==> flow/design.v <==
module add #(parameter width = 32 )
(
    input [width-1:0]a,
    input [width-1:0]b,
    output [width-1:0]c
);
    assign c=a+b;
endmodule
module mux2#(parameter width = 32)
(
    input [width-1:0]a,b,
    input sel,
    output [width-1:0]c
);
assign c = sel==0? a:b;
endmodule
module mux3#(parameter width = 32)
(
    input [width-1:0]a,b,c,
    input [1:0]sel,
    output reg[width-1:0]d
);
always@(*)
begin
    if(sel==2'b00)d=a;
    else if(sel==2'b01)d=b;
    else if(sel==2'b10)d=c;
    else d=0;
end
endmodule
`timescale 1ns / 1ps
module mux4#(parameter width = 32)
(
    input [width-1:0]a,b,c,d,
    input [1:0]sel,
    output reg[width-1:0]e
);
always@(*)
begin
    if(sel==2'b00)e=a;
    else if(sel==2'b01)e=b;
    else if(sel==2'b10)e=c;
    else e=d;
end
endmodule
`timescale 1ns / 1ps
module alu#(parameter WIDTH=32)
(
input [WIDTH-1:0]a,b,
input sel,
output wire[WIDTH-1:0]c,
output zero,
output less
    );
assign c= sel==0? a+b:a-b;
assign zero= c==0? 1:0;  
assign less= c[31]==1? 1:0;
endmodule
`timescale 1ns / 1ps
module Imm
#(parameter 
ADDI=7'b0010011,
ADD=7'b0110011,
SUB=7'b0110011,
AUIPC=7'b0010111,
JAL=7'b1101111,
JALR=7'b1100111,
BEQ=7'b1100011,
BLT=7'b1100011,
LW=7'b0000011,
SW=7'b0100011)
(
input[31:0]in,
output reg[31:0]data
    );
always@(*)
begin
    case(in[6:0])
    ADDI:begin if(~in[31])data={20'b0,in[31:20]};else data={20'b1111_1111_1111_1111_1111,in[31:20]};end
    AUIPC:data={in[31:12],12'b0};
    JAL:begin if(~in[31])data={11'b0,in[31],in[19:12],in[20],in[30:21],1'b0};else data={11'b1111_1111_111,in[31],in[19:12],in[20],in[30:21],1'b0};end
    JALR:begin if(~in[31])data={20'b0,in[31:20]};else data={20'b1111_1111_1111_1111_1111,in[31:20]};end
    BEQ:begin if(~in[31])data={19'b0,in[31],in[7],in[30:25],in[11:8],1'b0};else data={19'b1111_1111_1111_1111_111,in[31],in[7],in[30:25],in[11:8],1'b0};end 
    LW:begin if(~in[31])data={20'b0,in[31:20]};else data={20'b1111_1111_1111_1111_1111,in[31:20]};end
    SW:begin if(~in[31])data={20'b0,in[31:25],in[11:7]};else data={20'b1111_1111_1111_1111_1111,in[31:25],in[11:7]};end
    default:data=32'b0;
    endcase
end
endmodule
`timescale 1ns / 1ps
module control
#(parameter 
ADDI=7'b0010011,
ADD=7'b0110011,
JAL=7'b1101111,
BEQ=7'b1100011,
LW=7'b0000011,
SW=7'b0100011,
JALR=7'b1100111,
AUIPC=7'b0010111
)
(
input hit,
input [31:0]in,
output[31:0]ctrl
    );
reg MemWrite, MemRead, RegWrite;
reg ALUop;  
reg [1:0] RegSrc; 
reg ALUSrc; 
reg jal,beq,blt,jalr,ALUSrc0;
wire [6:0] opcode;
wire [2:0] funct3;
wire [6:0] funct7;
assign opcode=in[6:0];
assign funct3=in[14:12];
assign funct7=in[31:25];
always@(*)
begin
    case(in[6:0])
    ADDI:begin 
    MemWrite <= 0;
    MemRead <= 0; 
    RegWrite <= 1; 
    RegSrc <= 2;
    ALUSrc0 <= 0;
    ALUSrc <= 1;
    ALUop <= 0;
    jal <= 0;
    beq <= 0;
    blt <= 0;
    jalr <= 0;
    end
    ADD:begin 
    MemWrite <= 0;
    MemRead <= 0; 
    RegWrite <= 1; 
    RegSrc <= 2; 
    ALUSrc0 <= 0;
    ALUSrc <= 0;
    ALUop <= funct7==0? 0:1;
    jal <= 0;
    beq <= 0;
    blt <= 0;
    jalr <= 0;
    end
    JAL:begin
    MemWrite <= 0;
    MemRead <= 0;
    RegWrite <= 1;
    RegSrc <= 0; 
    ALUSrc0 <= 0;
    ALUSrc <= 1;
    ALUop <= 0;
    jal <= 1;
    beq <= 0;
    blt <= 0;
    jalr <= 0;
    end
    JALR:begin
    MemWrite <= 0;
    MemRead <= 0;
    RegWrite <= 1;
    RegSrc <= 0; 
    ALUSrc0 <= 0;
    ALUSrc <= 1;
    ALUop <= 0;
    jal <= 0;
    beq <= 0;
    blt <= 0;
    jalr <= 1;
    end
    BEQ:begin
    MemWrite <= 0;
    MemRead <= 0;
    RegWrite <= 0;
    RegSrc <= 0; 
    ALUSrc0 <= 0;
    ALUSrc <= 0;
    ALUop <= 1;
    jal <= 0;
    beq <= funct3==0? 1:0;
    blt <= funct3==0? 0:1;
    jalr <= 0;
    end
    LW:begin
    MemWrite <= 0;
    MemRead <= 1;
    RegWrite <= 1;
    RegSrc <= 1; 
    ALUSrc0 <= 0;
    ALUSrc <= 1;
    ALUop <= 0;
    jal <= 0;
    beq <= 0;
    blt <= 0;
    jalr <= 0;
    end
    SW:begin
    MemWrite <= 1;
    MemRead <= 0;
    RegWrite <= 0;
    RegSrc <= 0; 
    ALUSrc0 <= 0;
    ALUSrc <= 1;
    ALUop <= 0;
    jal <= 0;
    beq <= 0;
    blt <= 0;
    jalr <= 0;
    end
    AUIPC:begin
    MemWrite <= 0;
    MemRead <= 0; 
    RegWrite <= 1; 
    RegSrc <= 2;
    ALUSrc0 <= 1;
    ALUSrc <= 1;
    ALUop <= 0;
    jal <= 0;
    beq <= 0;
    blt <= 0;
    jalr <= 0;
    end
    default:begin 
    MemWrite <= 0;
    MemRead <= 0;
    RegWrite <= 0;
    RegSrc <= 0; 
    ALUSrc0 <= 0;
    ALUSrc <= 0;
    ALUop <= 0;
    jal <= 0;
    beq <= 0;
    blt <= 0;
    jalr <= 0;
    end
    endcase
end
assign ctrl={hit,3'b0,4'b0,4'b0,1'b0,RegWrite,RegSrc,2'b0,MemRead,MemWrite,blt,jalr,jal,beq,2'b0,ALUSrc0,ALUSrc,3'b0,ALUop};
endmodule
module register
#(parameter WIDTH=32)
(
input clk,we,
input [4:0]wa,ra0,ra1,ra2,
input [WIDTH-1:0]wd,
output [WIDTH-1:0]rd0,rd1,rd2
    );
reg [WIDTH-1:0] regfile[0:31];
assign rd0 = (ra0 == 0) ? 0 : ((we == 1) && (wa == ra0)) ? wd : regfile[ra0];
assign rd1 = (ra1 == 0) ? 0 : ((we == 1) && (wa == ra1)) ? wd : regfile[ra1];
assign rd2 = (ra2 == 0) ? 0 : ((we == 1) && (wa == ra2)) ? wd : regfile[ra2];
always@(posedge  clk) 
begin
    if(we && wa != 0) regfile[wa] <= wd;
end
endmodule
`timescale 1ns / 1ps
module SegmentRegister(
input[223:0]in,
input clk,rst,wr,arst,
output[31:0]ctrl,pc,pc4,a,b,ir,imm
    );
reg[223:0]out;
always@(posedge clk, posedge arst)
begin
    if(arst)out<=0;
    else if(rst)out<=0;
    else if(!wr)out<=in;
    else out<=out;
end
assign imm=out[31:0];
assign ir=out[63:32];
assign b=out[95:64];
assign a=out[127:96];
assign pc4=out[159:128];
assign pc=out[191:160];
assign ctrl=out[223:192];
endmodule
`timescale 1ns / 1ps
module PCregister(
input[31:0]a,
input clk,rst,wr,
output [31:0]b
    );
reg[31:0]PC;
always@(posedge clk,posedge rst)
begin
    if(rst)PC<=32'b0000_0000_0000_0000_0011_0000_0000_0000;
    else if(!wr)PC<=a;
end
assign b=PC;
endmodule
`timescale 1ns / 1ps
module Forwarding_Unit(
    input EX_MEM_RegWrite,
    input MEM_WB_RegWrite,
    input [4:0] ID_EX_RegRs1,
    input [4:0] ID_EX_RegRs2,
    input [4:0] EX_MEM_RegRd,
    input [4:0] MEM_WB_RegRd,
    output [1:0]ForwardA,
    output [1:0]ForwardB
    );
reg [1:0]Reg_ForwardA;
reg [1:0]Reg_ForwardB;
always@(*)
begin
    if(EX_MEM_RegWrite && (EX_MEM_RegRd != 0)
      && (EX_MEM_RegRd == ID_EX_RegRs1) )
       Reg_ForwardA <= 1;
    else if(MEM_WB_RegWrite && (MEM_WB_RegRd != 0)
      && (MEM_WB_RegRd == ID_EX_RegRs1)&&~(EX_MEM_RegWrite && (EX_MEM_RegRd!=0)&&(EX_MEM_RegRd==ID_EX_RegRs1)) )
       Reg_ForwardA <= 2;
    else 
       Reg_ForwardA <= 0;
end
always@(*)
begin
     if(EX_MEM_RegWrite && (EX_MEM_RegRd != 0)
      && (EX_MEM_RegRd == ID_EX_RegRs2) )
       Reg_ForwardB <= 1;
     else if(MEM_WB_RegWrite && (MEM_WB_RegRd != 0)
      && (MEM_WB_RegRd == ID_EX_RegRs2)&&~(EX_MEM_RegWrite && (EX_MEM_RegRd!=0)&&(EX_MEM_RegRd==ID_EX_RegRs2)) )
       Reg_ForwardB <= 2;
     else 
       Reg_ForwardB <= 0;
end
assign ForwardA = Reg_ForwardA;
assign ForwardB = Reg_ForwardB;
endmodule
`timescale 1ns / 1ps
module Hazard_Detection_Unit(
    input [4:0] IF_ID_RegRs1,
    input [4:0] IF_ID_RegRs2,
    input [4:0] ID_EX_RegRd,
    input ID_EX_MemRead,
    output reg stop,rst
    );
    always@(*)
    begin
    if(ID_EX_MemRead&&((IF_ID_RegRs1!=0&&IF_ID_RegRs1==ID_EX_RegRd)||(IF_ID_RegRs2!=0&&IF_ID_RegRs2==ID_EX_RegRd)))
    begin
    stop=1'b1;
    rst=1'b1;
    end
    else
    begin
    stop=1'b0;
    rst=1'b0;
    end
    end
endmodule
`timescale 1ns / 1ps
module BHT(
input clk,
input rst,
input [31:0] pc,
input [31:0] brpc_update,
input [31:0] prepc_update,
input is_br_jal,
input really,
output reg [31:0] pcout,
output hit);
reg [1:0] ptr;
reg [31:0] brpc[0:3];
reg [31:0] prepc[0:3];
reg [1:0] state[0:3];
integer i;
assign hit=((pc==brpc[0])&state[0][1])|((pc==brpc[1])&state[1][1])|((pc==brpc[2])&state[2][1])|((pc==brpc[3])&state[3][1]);
always@(*)
begin
   if((pc==brpc[0]) && state[0][1])
      pcout=prepc[0];
   else if((pc==brpc[1]) && state[1][1])
      pcout=prepc[1];
   else if((pc==brpc[2]) && state[2][1])
      pcout=prepc[2];
   else if((pc==brpc[3]) && state[3][1])
      pcout=prepc[3];
   else
      pcout=pc;
end
always@(posedge clk or posedge rst)
begin
   if(rst)
   begin
      ptr<=0;
      for(i=0;i<4;i=i+1)
      begin
         brpc[i]<=0;
         prepc[i]<=0;
         state[i]<=0;
      end
   end
   else if(is_br_jal)
   begin
      if(really)
      begin
         if(brpc_update==brpc[0])
         begin
            case(state[0])
            2'b00:state[0]<=2'b01;
            2'b01:state[0]<=2'b11;
            2'b10:state[0]<=2'b11;
            2'b11:state[0]<=2'b11;
            endcase
         end
         else if(brpc_update==brpc[1])
         begin
            case(state[1])
            2'b00:state[1]<=2'b01;
            2'b01:state[1]<=2'b11;
            2'b10:state[1]<=2'b11;
            2'b11:state[1]<=2'b11;
            endcase
         end
         else if(brpc_update==brpc[2])
         begin
            case(state[2])
            2'b00:state[2]<=2'b01;
            2'b01:state[2]<=2'b11;
            2'b10:state[2]<=2'b11;
            2'b11:state[2]<=2'b11;
            endcase
         end
         else if(brpc_update==brpc[3])
         begin
            case(state[3])
            2'b00:state[3]<=2'b01;
            2'b01:state[3]<=2'b11;
            2'b10:state[3]<=2'b11;
            2'b11:state[3]<=2'b11;
            endcase
         end
         else
         begin
            brpc[ptr]<=brpc_update;
            prepc[ptr]<=prepc_update;
            state[ptr]<=2'b01;
            ptr<=ptr+2'b1;
         end
      end
      else
      begin
         if(brpc_update==brpc[0])
         begin
            case(state[0])
            2'b00:state[0]<=2'b00;
            2'b01:state[0]<=2'b00;
            2'b10:state[0]<=2'b00;
            2'b11:state[0]<=2'b10;
            endcase
         end
         else if(brpc_update==brpc[1])
         begin
            case(state[1])
            2'b00:state[1]<=2'b00;
            2'b01:state[1]<=2'b00;
            2'b10:state[1]<=2'b00;
            2'b11:state[1]<=2'b10;
            endcase
         end
         else if(brpc_update==brpc[2])
         begin
            case(state[2])
            2'b00:state[2]<=2'b00;
            2'b01:state[2]<=2'b00;
            2'b10:state[2]<=2'b00;
            2'b11:state[2]<=2'b10;
            endcase
         end
         else if(brpc_update==brpc[3])
         begin
            case(state[3])
            2'b00:state[3]<=2'b00;
            2'b01:state[3]<=2'b00;
            2'b10:state[3]<=2'b00;
            2'b11:state[3]<=2'b10;
            endcase
         end
      end
   end
end
endmodule
`timescale 1ns / 1ps
module cache(
input clk,
input rst,
input [7:0]cpu_req_addr,
input cpu_req_rw,
input cpu_req_valid,
input [31:0]cpu_data_write,
output reg [31:0]cpu_data_read,
output reg cpu_ready,
output reg [7:0]mem_req_addr,
output reg mem_req_rw,
output reg mem_req_valid,
output reg [127:0]mem_data_write,
input [127:0]mem_data_read,
input mem_ready
);
parameter V = 133;
parameter D = 132;
parameter TagMSB = 131;
parameter TagLSB = 128;
parameter BlockMSB = 127;
parameter BlockLSB = 0 ;
parameter IDLE=0;
parameter CompareTag=1;
parameter Allocate=2;
parameter WriteBack=3;
parameter RST=4;
reg [133:0] cache_data[0:3];            
reg [2:0]state,next_state;
wire hit;
wire [1:0]cpu_req_index;
wire [3:0]cpu_req_tag;
wire [1:0]cpu_req_offset;
assign cpu_req_offset=cpu_req_addr[1:0];
assign cpu_req_index=cpu_req_addr[3:2];
assign cpu_req_tag=cpu_req_addr[7:4];
integer i;
always@(posedge clk,posedge rst)
if(rst)
begin
    state<=RST;
end
else
    state<=next_state;
always@(*)
case(state)
    RST:next_state=IDLE;
    IDLE:if(cpu_req_valid)
            next_state=CompareTag;
         else
            next_state=IDLE;
    CompareTag:if(hit)
                   next_state=IDLE;
               else if(cache_data[cpu_req_index][V:D]==2'b11)                
                   next_state=WriteBack;
               else 
                   next_state=Allocate;
    Allocate:if(mem_ready)
                   next_state=CompareTag;
             else
                   next_state=Allocate;
    WriteBack:if(mem_ready)
                   next_state=Allocate;
              else
                   next_state=WriteBack;
      default:next_state=IDLE;
endcase
assign hit = cache_data[cpu_req_index][V]&(cache_data[cpu_req_index][TagMSB:TagLSB]==cpu_req_tag)? 1:0;
always@(posedge clk,posedge rst)
if(rst)
begin
    cpu_ready<=1'b0;
    mem_req_valid<=1'b0;
end
else if(state==RST)
    ;
else if(state==IDLE)
    begin
    cpu_ready<=1'b0;
    mem_req_valid<=1'b0;
    end
else if(state==CompareTag)
    cpu_ready<=hit;
else if(state==Allocate)
    mem_req_valid<=~mem_ready;
else if(state==WriteBack)
    mem_req_valid<=~mem_ready;
else
begin
    cpu_ready<=1'b0;
    mem_req_valid<=1'b0;
end
always@(posedge clk)
if(state==RST)
    for(i=0;i<4;i=i+1)
        cache_data[i]<=0; 
else if(state==CompareTag)
    if(hit)
        if(cpu_req_rw==1'b0)               
        begin
            cpu_data_read<=cache_data[cpu_req_index][cpu_req_offset*32 +:32];
        end
        else                                
        begin
            cache_data[cpu_req_index][cpu_req_offset*32 +:32]=cpu_data_write;
            cache_data[cpu_req_index][D]=1'b1;
        end
    else
        ;
else if(state==Allocate)                  
    if(!mem_ready)
    begin
        mem_req_addr<={cpu_req_addr[7:2],2'b00};
        mem_req_rw<=1'b0;
    end
    else
    begin
        cache_data[cpu_req_index][BlockMSB:BlockLSB]<=mem_data_read;
        cache_data[cpu_req_index][V:D]<=2'b10;
        cache_data[cpu_req_index][TagMSB:TagLSB]<=cpu_req_tag;
    end
else if(state==WriteBack)                           
    if(!mem_ready)
    begin
        mem_req_addr<={cache_data[cpu_req_index][TagMSB:TagLSB],cpu_req_index,2'b00};
        mem_req_rw<=1'b1;
        mem_data_write<=cache_data[cpu_req_index][BlockMSB:BlockLSB];
    end
endmodule
`timescale 1ns / 1ps
module MMU
#(
parameter WriteMiss=0,
parameter WriteHit=1,
parameter ReadHit=2,
parameter ReadMiss=3,
parameter WriteDirtyMiss=4,
parameter ReadDirtyMiss=5
)
(
input [7:0]a,
input [31:0]d,
input clk,
input we,
output [31:0]spo,
input re,
output stop,
input rst,
output [7:0]mem_req_addr,
output mem_req_rw,
output mem_req_valid,
output [127:0]mem_data_write,
input [127:0]mem_data_read,
input mem_ready
    );
wire [31:0]cpu_data_read;
wire cpu_ready;
wire cpu_req_valid;
assign spo = cpu_data_read;
assign cpu_req_valid = (re|we)&~cpu_ready;
assign stop = ~cpu_ready&(re|we);
cache cache(.clk(clk),
.rst(rst),
.cpu_req_addr(a),
.cpu_req_rw(we),
.cpu_req_valid(cpu_req_valid),
.cpu_data_write(d),
.cpu_data_read(cpu_data_read),
.cpu_ready(cpu_ready),
.mem_req_addr(mem_req_addr),
.mem_req_rw(mem_req_rw),
.mem_req_valid(mem_req_valid),
.mem_data_write(mem_data_write),
.mem_data_read(mem_data_read),
.mem_ready(mem_ready));
endmodule
`timescale 1ns / 1ps
module  cpu_pl (
  input clk,
  input rst,
  output [7:0] imem_addr,
  input [31:0] imem_data,
  output [7:0] mem_req_addr,
  output mem_req_rw,
  output mem_req_valid,
  output [127:0] mem_data_write,
  input [127:0] mem_data_read,
  input mem_ready,
  output [7:0] io_addr,
  output [31:0] io_dout,
  output io_we,
  input [31:0] io_din
);
wire [31:0] pc, pcd, ir, pcin, pce, a, b, imm, ctrl, y, bm, ctrlm, yw, mdr, ctrlw;
wire [4:0] rd, rdm, rdw;
wire wait_stop; 
wire [31:0]hit_nouse0,nouse1,nouse2,nouse3,nouse4,nouse5,nouse6;
wire [31:0]ir0,pc4;
wire [31:0]pcsrc; 
reg [1:0]pcsel;
wire stop,rst_IF_ID;
wire[31:0]pc4d;
wire [31:0]brpc_update,prepc_update,pcout,pcin0,pc_error0,pc_error1,pc_jalr;
wire is_br_jal;
wire really,hit;
BHT BHT_jump(clk,rst,pc,brpc_update,prepc_update,is_br_jal,really,pcout,hit);
assign brpc_update = pce;
assign prepc_update = pcsrc;
assign is_br_jal = ctrl[8]|ctrl[9]|ctrl[11];
mux2 pcmux(pc4,pcout,hit,pcin0);
mux4 pcmux1(pcin0,pc_error0,pc_error1,pc_jalr,pcsel,pcin);
PCregister PC(pcin,clk,rst,stop|wait_stop,pc);
add pcadd(pc,32'b0100,pc4);
assign imem_addr = pc[9:2];
assign ir0 = imem_data;
SegmentRegister IF_ID({hit,31'b0,pc,pc4,32'b0,32'b0,ir0,32'b0},clk,rst_IF_ID,stop|wait_stop,rst,hit_nouse0,pcd,pc4d,nouse1,nouse2,ir,nouse3);
wire RegWrite,rst_ID_EX,rst_ID_EX0,rst_ID_EX1;
wire [31:0]wd,rd1,rd2,immd,ctrld,pc4e,ire;
wire [31:0]rs2_or_imm,alunum1,alunum2,aluresult,irm,irw,rs1_or_pc;
wire [31:0]rf_nouse;
register registerfile(clk,RegWrite,rdw,5'b0,ir[19:15],ir[24:20],wd,rf_nouse,rd1,rd2);
Imm Immnumber(ir,immd);
control Control(hit_nouse0[31],ir,ctrld);
SegmentRegister ID_EX(wait_stop ? {ctrl,pce,pc4e,alunum1,alunum2,ire,imm} : {ctrld,pcd,pc4d,rd1,rd2,ir,immd},
    clk,rst_ID_EX,1'b0,rst,ctrl,pce,pc4e,a,b,ire,imm);
assign rd=ire[11:7];
Hazard_Detection_Unit Hazard_Detection(ir[19:15],ir[24:20],ire[11:7],ctrl[13],stop,rst_ID_EX0);
wire [1:0]afwd,bfwd;
wire zero,less;
wire [31:0]pc4m;
wire jalr;
mux2 rd2_imm(alunum2,imm,ctrl[4],rs2_or_imm);
add addar(pce,imm,pcsrc);
mux3 fwda(a,y,wd,afwd,alunum1);
mux3 fwdb(b,y,wd,bfwd,alunum2);
mux2 rs1_pc(alunum1,pce,ctrl[5],rs1_or_pc);
Forwarding_Unit forwarding_unit(ctrlm[18],ctrlw[18],ire[19:15],ire[24:20],irm[11:7],irw[11:7],afwd,bfwd);
alu ALU(rs1_or_pc,rs2_or_imm,ctrl[0],aluresult,zero,less);
assign rst_ID_EX1 = ((really&~ctrl[31])|(~really&ctrl[31])|jalr);
assign rst_ID_EX = (rst_ID_EX0|rst_ID_EX1)&(~wait_stop);
assign rst_IF_ID = ((really&~ctrl[31])|(~really&ctrl[31])|jalr)&(~wait_stop);
assign jalr = ctrl[10];
assign pc_jalr = aluresult;
assign pc_error0 = pc4e;
assign pc_error1 = pcsrc;
always@(*)
begin
    if(jalr)
    pcsel<=2'b11;
    else if(~really&ctrl[31])
    pcsel<= 2'b01;
    else if(really&~ctrl[31])
    pcsel <= 2'b10;
    else
    pcsel <= 2'b00;
end
assign really = (zero&ctrl[8])|ctrl[9]|(ctrl[11]&less);
SegmentRegister EX_MEM({ctrl,32'b0,pc4e,aluresult,alunum2,ire,32'b0},clk,1'b0,wait_stop,rst,ctrlm,nouse4,pc4m,y,bm,irm,nouse5);
assign rdm=irm[11:7];
wire [31:0]lw_data,pc4w,bmw;
wire mem_write;
assign mem_write=ctrlm[12]&~y[10];
MMU Dmmu(.a(y[9:2]),.d(bm),.clk(clk),.we(mem_write),.spo(lw_data),.re(ctrlm[13]&~y[10]),.stop(wait_stop),.rst(rst),
    .mem_req_addr(mem_req_addr),.mem_req_rw(mem_req_rw),.mem_req_valid(mem_req_valid),
    .mem_data_write(mem_data_write),.mem_data_read(mem_data_read),.mem_ready(mem_ready));
SegmentRegister MEM_WB({ctrlm,bm,pc4m,lw_data,y,irm,32'b0},clk,wait_stop,1'b0,rst,ctrlw,bmw,pc4w,mdr,yw,irw,nouse6);
assign rdw=irw[11:7];
wire [31:0]wrdata;
mux2 mdr_or_io(mdr,io_din,yw[10],wrdata);
mux3 rfwd(pc4w,wrdata,yw,ctrlw[17:16],wd);
assign RegWrite=ctrlw[18];
assign io_addr=yw[7:0];
assign io_dout=bmw;
assign io_we=yw[10]&ctrlw[12];
endmodule
# Step by step through the tools: cpu_pl
# Tool output for the design above before and after an edit, in the order of the flow.
# "before" refers to lines of the RTL above, "after" to lines of the edited file.
# "diff": "after" minus "before" as printed here. "change_rel_pct": 100 x difference / "before".
# Library cell names are shortened.
# A cell with - has no value.
[design]
top = "cpu_pl"
clock = "clk"
cell_library = "sky130hd"
pvt_corner = "tt_025C_1v80"

# Diff
# The edit as a unified diff against the file above.
# The edited RTL no longer does the same as the RTL above: the edit was made by script, with no optimisation intended.
# begin of diff
@@ -53,5 +53,5 @@
 output less
     );
-assign c= sel==0? a+b:a-b;
+assign c= sel==0? a+b:a^b;
 assign zero= c==0? 1:0;  
 assign less= c[31]==1? 1:0;
# end of diff

# Word-level counts
# Counts by Yosys on the flattened word-level netlist (proc, flatten, opt, wreduce). Print and check cells are left out. Cells with the same type and inputs are merged into one.
# Yosys's memory passes give these memory sizes; they may raise the number of words (mostly to a power of two), join words into wider ones and drop unused or constant bits.
[word_totals]
columns = ["element", "before", "after", "diff", "change_rel_pct"]
rows = [
  ["mem_count", 1, 1, 0, 0.00],
  ["mem_bits_rw", 1024, 1024, 0, 0.00],
  ["elab_cells", 463, 463, 0, 0.00],
  ["reg_bits", 1814, 1814, 0, 0.00],
]
[classes]
columns = ["element", "before", "after", "diff", "change_rel_pct"]
rows = [
  ["reduce_and_logical", 88, 88, 0, 0.00],
  ["mux", 206, 206, 0, 0.00],
  ["n_shift", 3, 3, 0, 0.00],
  ["logic", 53, 54, 1, 1.89],
  ["n_eq", 76, 76, 0, 0.00],
  ["n_addsub", 6, 5, -1, -16.67],
]
[memory_table]
columns = ["element", "before", "after"]
rows = [
  ["memory_list", "registerfile.regfile 32 x 32 bit 2R1W", "registerfile.regfile 32 x 32 bit 2R1W"],
]
[op_table]
columns = ["cell", "before", "after", "diff", "change_rel_pct"]
rows = [
  ["32-bit subtractor", 1, 0, -1, -100.00],
  ["32-bit bitwise XOR", 0, 1, 1, "-"],
]
# Operator kinds equal on both sides are left out: 62.

# Logic depth
# Depth = most cells in a row (Yosys ltp): at word level without a register or memory, in the mapped netlist without a sequential cell, where the memories' decode and read muxes count.
[logic_depth]
columns = ["element", "before", "after", "diff", "change_rel_pct"]
rows = [
  ["word_depth", 27, 27, 0, 0.00],
  ["ABC_AREA", "0", "0", "-", "-"],
  ["depth_mapped", 42, 31, -11, -26.19],
]

# After synthesis
# The flow's flattened synthesis, as Yosys stat reports it; memories are mapped. The netlist is that of the ABC_AREA named above (0 if unset); the other value can give another one.
[synth_totals]
columns = ["element", "before", "after", "diff", "change_rel_pct"]
rows = [
  ["ff_cells", 2554, 2554, 0, 0.00],
  ["buffers", 813, 813, 0, 0.00],
  ["cell_count", 9677, 9571, -106, -1.10],
  ["yosys_area_mm2", 0.1219807, 0.1210674, -0.0009133, -0.75],
]
[by_type]
columns = ["type", "before", "after", "diff", "change_rel_pct"]
rows = [
  ["mux2_1", 118, 0, -118, -100.00],
  ["a21oi_1", 775, 847, 72, 9.29],
  ["mux2_4", 1, 59, 58, 5800.00],
  ["nand2_1", 1040, 984, -56, -5.38],
  ["mux2_2", 187, 239, 52, 27.81],
  ["o21ai_0", 809, 766, -43, -5.32],
  ["a211oi_1", 39, 82, 43, 110.26],
  ["inv_1", 84, 122, 38, 45.24],
  ["xor2_1", 150, 113, -37, -24.67],
  ["clkbuf_1", 584, 617, 33, 5.65],
  ["buf_1", 137, 114, -23, -16.79],
  ["a21o_1", 47, 26, -21, -44.68],
  ["xnor2_1", 241, 261, 20, 8.30],
  ["mux2i_1", 194, 174, -20, -10.31],
  ["a22o_1", 173, 153, -20, -11.56],
  ["o22ai_1", 42, 62, 20, 47.62],
  ["nor3_1", 50, 31, -19, -38.00],
  ["nand4_1", 59, 76, 17, 28.81],
]
# Cell types equal on both sides are left out: 12.
# The list need not be complete.
# The figures by module come from a second, unflattened synthesis with its own total; it is not the netlist above.
[unflattened]
columns = ["element", "before", "after", "diff", "change_rel_pct"]
rows = [
  ["hier_cells", 12357, 12191, -166, -1.34],
  ["hier_area_mm2", 0.1574735, 0.1563775, -0.0010960, -0.70],
]
# Each row is one instance without its submodules.
[modules_before]
columns = ["module", "cells", "seq_area_mm2", "n_inst", "mod_area_mm2"]
rows = [
  ["register", 3405, 0.0307495, 1, 0.0565292],
  ["SegmentRegister", 723, 0.0056054, 4, 0.0091087],
  ["cache", 3010, 0.0159215, 1, 0.0312375],
  ["BHT", 1246, 0.0066564, 1, 0.0162118],
  ["add", 241, 0, 2, 0.0017442],
  ["cpu_pl", 267, 0, 1, 0.002914],
  ["alu", 380, 0, 1, 0.0026037],
  ["mux3", 77, 0, 3, 0.000787],
  ["mux2", 36, 0, 4, 0.0005443],
  ["PCregister", 69, 0.0008033, 1, 0.0013513],
  ["mux4", 39, 0, 1, 0.0008145],
  ["Imm", 74, 0, 1, 0.0005042],
  ["control", 63, 0, 1, 0.0004229],
  ["Forwarding_Unit", 34, 0, 1, 0.0002577],
]
# before: Further modules, not shown: 2.
[modules_after]
columns = ["module", "cells", "seq_area_mm2", "n_inst", "mod_area_mm2"]
rows = [
  ["register", 3405, 0.0307495, 1, 0.0565292],
  ["SegmentRegister", 723, 0.0056054, 4, 0.0091087],
  ["cache", 3010, 0.0159215, 1, 0.0312375],
  ["BHT", 1246, 0.0066564, 1, 0.0162118],
  ["add", 202, 0, 2, 0.0014989],
  ["cpu_pl", 267, 0, 1, 0.002914],
  ["mux3", 77, 0, 3, 0.000787],
  ["mux2", 36, 0, 4, 0.0005443],
  ["alu", 292, 0, 1, 0.0019982],
  ["PCregister", 69, 0.0008033, 1, 0.0013513],
  ["mux4", 39, 0, 1, 0.0008145],
  ["Imm", 74, 0, 1, 0.0005042],
  ["control", 63, 0, 1, 0.0004229],
  ["Forwarding_Unit", 34, 0, 1, 0.0002577],
]
# after: Further modules, not shown: 2.

# Worst setup path after synthesis
# OpenSTA on the mapped netlist: ideal clock, no wires. The path of least setup slack (recovery checks aside). Input and output delay are each 20% of the period. Register names are those of the netlist, which keeps one name where synthesis merged equal registers.
[synth_path]
columns = ["element", "before", "after", "diff", "change_rel_pct"]
rows = [
  ["kind", "input-to-reg", "input-to-reg", "-", "-"],
  ["from", "input mem_ready", "input mem_ready", "-", "-"],
  ["to", "register Dmmu.cache.mem_data_write[0]", "register Dmmu.cache.mem_data_write[0]", "-", "-"],
  ["slack_ns", -5.526, -5.526, 0.000, "-"],
  ["in_delay_ns", 1.900, 1.900, 0.000, 0.00],
  ["arrival_ns", 14.096, 14.096, 0.000, 0.00],
  ["t_required_ns", 8.571, 8.571, 0.000, 0.00],
  ["path_delay_ns", 13.125, 13.125, 0.000, 0.00],
  ["setup_time_ns", 0.929, 0.929, 0.000, "-"],
  ["tclk_ns", 9.5, 9.5, 0.0, 0.00],
  ["path_stages", 2, 2, 0, 0.00],
  ["synth_period_reached_ns", 15.026, 15.026, 0.000, 0.00],
]
# "path_delay_ns" = arrival - input delay + setup time.
# "path_stages": output pins that drive a net of the path, with the launching flip-flop's if there is one; two outputs of one cell count as two.
# "synth_period_reached_ns" is the clock period less the worst setup slack; recovery checks do not enter. This is arithmetic on one report: input and output delays are still those of the set period (20% each).
# The rows between start and end are the longest chain of elaborated cells between them; the timing report does not say that the signal goes this way. Where chains are equally long, one stands for them.
# A line is the first line of the expression or statement that the cell stems from. Yosys adds cells for indexed reads and writes and turns some case tables into memories.
[synth_via_before]
cell_sequence = "nand2b_1 > nor4_1"
elab_chain_len = 2
cells_between = 2
[synth_lines_before]
columns = ["element", "line_no", "source"]
rows = [
  ["from (decl)", 675, "input mem_ready,"],
  ["1-bit NOT", "-", ""],
  ["5-bit AND reduction", "-", ""],
  ["to (assign)", 614, "mem_data_write<=cache_data[cpu_req_index][BlockMSB:BlockLSB];"],
  ["to (decl)", 500, "output reg [127:0]mem_data_write,"],
]
[synth_via_after]
cell_sequence = "nand2b_1 > nor4_1"
elab_chain_len = 2
cells_between = 2
[synth_lines_after]
columns = ["element", "line_no", "source"]
rows = [
  ["from (decl)", 675, "input mem_ready,"],
  ["1-bit NOT", "-", ""],
  ["5-bit AND reduction", "-", ""],
  ["to (assign)", 614, "mem_data_write<=cache_data[cpu_req_index][BlockMSB:BlockLSB];"],
  ["to (decl)", 500, "output reg [127:0]mem_data_write,"],
]

# Timing after layout
# Path of least setup slack in the final report of the runs of set A (OpenROAD, finished layout, wires in). Where an end is a register, its clock arrival counts in the times.
[layout_path]
columns = ["element", "before", "after", "diff", "change_rel_pct"]
rows = [
  ["kind", "reg-to-reg", "reg-to-reg", "-", "-"],
  ["from", "register MEM_WB.out[42]", "register MEM_WB.out[41]", "-", "-"],
  ["to", "register PC.PC[8]", "register ID_EX.out[196]", "-", "-"],
  ["arrival_ns", 9.70, 9.46, -0.24, -2.47],
  ["slack_ns", 0.63, 0.81, 0.18, "-"],
  ["tclk_ns", 9.5, 9.5, 0.0, 0.00],
  ["setup_time_ns", 0.08, 0.09, 0.01, "-"],
  ["t_required_ns", 10.33, 10.27, -0.06, -0.58],
  ["path_stages", 33, 29, -4, -12.12],
]
# The rows between start and end are the longest chain of elaborated cells between them; the timing report does not say that the signal goes this way. Where chains are equally long, one stands for them.
# At most two assigning lines are given for a register; there are more.
[layout_via_before]
cell_sequence = "dfrtp_1 > or3_1 > o311ai_4 > nor2_4 > nor3_1 > o31ai_1 > o32ai_1 > buf_4 > nor4b_1 > buf_4 > buf_4 > a21o_1 > and2_1 > xnor2_1 > ha_1 > nand2_1 > a21oi_1 > nand2b_1 > nor4_1 > a2111oi_0 > a2111o_1 > nor4_1 > buf_4 > o2111a_1 > a41oi_1 > mux2_4 > ha_1 > or3_1 > or2_2 > o32a_1 > o221ai_1 > nand2_1 > o21ai_0"
elab_chain_len = 26
cells_between = 50
[layout_lines_before]
columns = ["element", "line_no", "source"]
rows = [
  ["from (decl)", 265, "reg[223:0]out;"],
  ["from (assign)", 270, "else if(!wr)out<=in;"],
  ["from (assign)", 271, "else out<=out;"],
  ["5-bit nonzero test", 313, "else if(MEM_WB_RegWrite && (MEM_WB_RegRd != 0)"],
  ["1-bit logical AND x3", 313, ""],
  ["2-bit 2-to-1 mux", 313, ""],
  ["2-bit 2-to-1 mux", 310, "if(EX_MEM_RegWrite && (EX_MEM_RegRd != 0)"],
  ["2-bit == test", 27, "else if(sel==2'b10)d=c;"],
  ["32-bit 2-to-1 mux", 27, ""],
  ["32-bit 2-to-1 mux", 26, "else if(sel==2'b01)d=b;"],
  ["(+10 left out)", "-", ""],
  ["2-bit 2-to-1 mux", 739, "else if(really&~ctrl[31])"],
  ["2-bit 2-to-1 mux", 737, "else if(~really&ctrl[31])"],
  ["2-bit 2-to-1 mux", 735, "if(jalr)"],
  ["2-bit == test", 42, "else if(sel==2'b10)e=c;"],
  ["32-bit 2-to-1 mux", 42, ""],
  ["32-bit 2-to-1 mux", 41, "else if(sel==2'b01)e=b;"],
  ["32-bit 2-to-1 mux", 40, "if(sel==2'b00)e=a;"],
  ["to (assign)", 290, "if(rst)PC<=32'b0000_0000_0000_0000_0011_0000_0000_0000;"],
  ["to (assign)", 291, "else if(!wr)PC<=a;"],
  ["to (decl)", 287, "reg[31:0]PC;"],
]
[layout_via_after]
cell_sequence = "dfrtp_1 > or3_1 > o31ai_2 > nor3_4 > buf_4 > a211oi_1 > a21oi_1 > mux2i_1 > ha_1 > a211oi_1 > buf_4 > o21ai_2 > buf_4 > a31o_2 > a311oi_1 > nand4_1 > nor4_1 > nand4_1 > or4_1 > o21a_1 > buf_4 > inv_2 > ha_1 > nand2_1 > nor2_4 > buf_4 > buf_4 > nand3_1 > o21ai_0"
elab_chain_len = 25
cells_between = 45
[layout_lines_after]
columns = ["element", "line_no", "source"]
rows = [
  ["from (decl)", 265, "reg[223:0]out;"],
  ["from (assign)", 270, "else if(!wr)out<=in;"],
  ["from (assign)", 271, "else out<=out;"],
  ["5-bit nonzero test", 313, "else if(MEM_WB_RegWrite && (MEM_WB_RegRd != 0)"],
  ["1-bit logical AND x3", 313, ""],
  ["2-bit 2-to-1 mux", 313, ""],
  ["2-bit 2-to-1 mux", 310, "if(EX_MEM_RegWrite && (EX_MEM_RegRd != 0)"],
  ["2-bit == test", 27, "else if(sel==2'b10)d=c;"],
  ["32-bit 2-to-1 mux", 27, ""],
  ["32-bit 2-to-1 mux", 26, "else if(sel==2'b01)d=b;"],
  ["(+7 left out)", "-", ""],
  ["1-bit bitwise OR x2", 744, "assign really = (zero&ctrl[8])|ctrl[9]|(ctrl[11]&less);"],
  ["1-bit NOT", 726, "assign rst_ID_EX1 = ((really&~ctrl[31])|(~really&ctrl[31])|jalr);"],
  ["1-bit bitwise AND", 726, ""],
  ["1-bit bitwise OR x2", 726, ""],
  ["1-bit bitwise OR", 727, "assign rst_ID_EX = (rst_ID_EX0|rst_ID_EX1)&(~wait_stop);"],
  ["1-bit bitwise AND", 727, ""],
  ["224-bit 2-to-1 mux", 269, "else if(rst)out<=0;"],
  ["to (assign)", 270, ""],
  ["to (assign)", 271, ""],
  ["to (decl)", 265, ""],
]

# Measured runs
# Both versions went through the flow (Yosys, OpenROAD) with the same settings in each pair. Constraints: input delay and output delay 20% of the set period each, output load 0.01 pF.
[settings_set_A]
CORE_UTILIZATION = 40
period_ns = 9.5
CAP_MARGIN = 20
CORE_MARGIN = 2
SLEW_MARGIN = 20
[results_set_A]
columns = ["element", "before", "after", "diff", "change_rel_pct"]
rows = [
  ["achieved_period_ns", 8.873, 8.685, -0.188, -2.12],
  ["power.total_mw", 40.388, 37.760, -2.628, -6.51],
  ["setup_ws_ns", 0.627, 0.815, 0.188, "-"],
  ["post_route_stdcell_area_mm2", 0.141471, 0.139091, -0.002380, -1.68],
  ["finish.utilization_pct", 46.7, 46.3, -0.4, "-"],
  ["final_setup_tns_ns", 0.000, 0.000, 0.000, "-"],
  ["hold_worst_slack_ns", 0.449, 0.448, -0.001, "-"],
  ["design_die_area_mm2", 0.309386, 0.307088, -0.002298, -0.74],
  ["yosys_chip_area_mm2", 0.1219807, 0.1210674, -0.0009133, -0.75],
]
[settings_set_B]
CORE_UTILIZATION = 36
GPL_TIMING_DRIVEN = 0
PLACE_DENSITY = 0.7
period_ns = 9.56
CAP_MARGIN = 20
CORE_MARGIN = 2
SLEW_MARGIN = 20
[results_set_B]
columns = ["element", "before", "after", "diff", "change_rel_pct"]
rows = [
  ["achieved_period_ns", 9.548, 9.756, 0.208, 2.18],
  ["power.total_mw", 41.026, 38.639, -2.387, -5.82],
  ["setup_ws_ns", 0.012, -0.196, -0.208, "-"],
  ["post_route_stdcell_area_mm2", 0.144681, 0.142714, -0.001967, -1.36],
  ["finish.utilization_pct", 42.9, 42.7, -0.2, "-"],
  ["final_setup_tns_ns", 0.000, -4.371, -4.371, "-"],
  ["hold_worst_slack_ns", 0.438, 0.437, -0.001, "-"],
  ["design_die_area_mm2", 0.343507, 0.340951, -0.002556, -0.74],
  ["yosys_chip_area_mm2", 0.1219807, 0.1210674, -0.0009133, -0.75],
]
# "achieved_period_ns" means the clock period less the worst setup slack. The figure is calculated, with input and output delays left at 20% of the set period.
# "power.total_mw": no workload was simulated; the value follows from the tool's default switching activity.
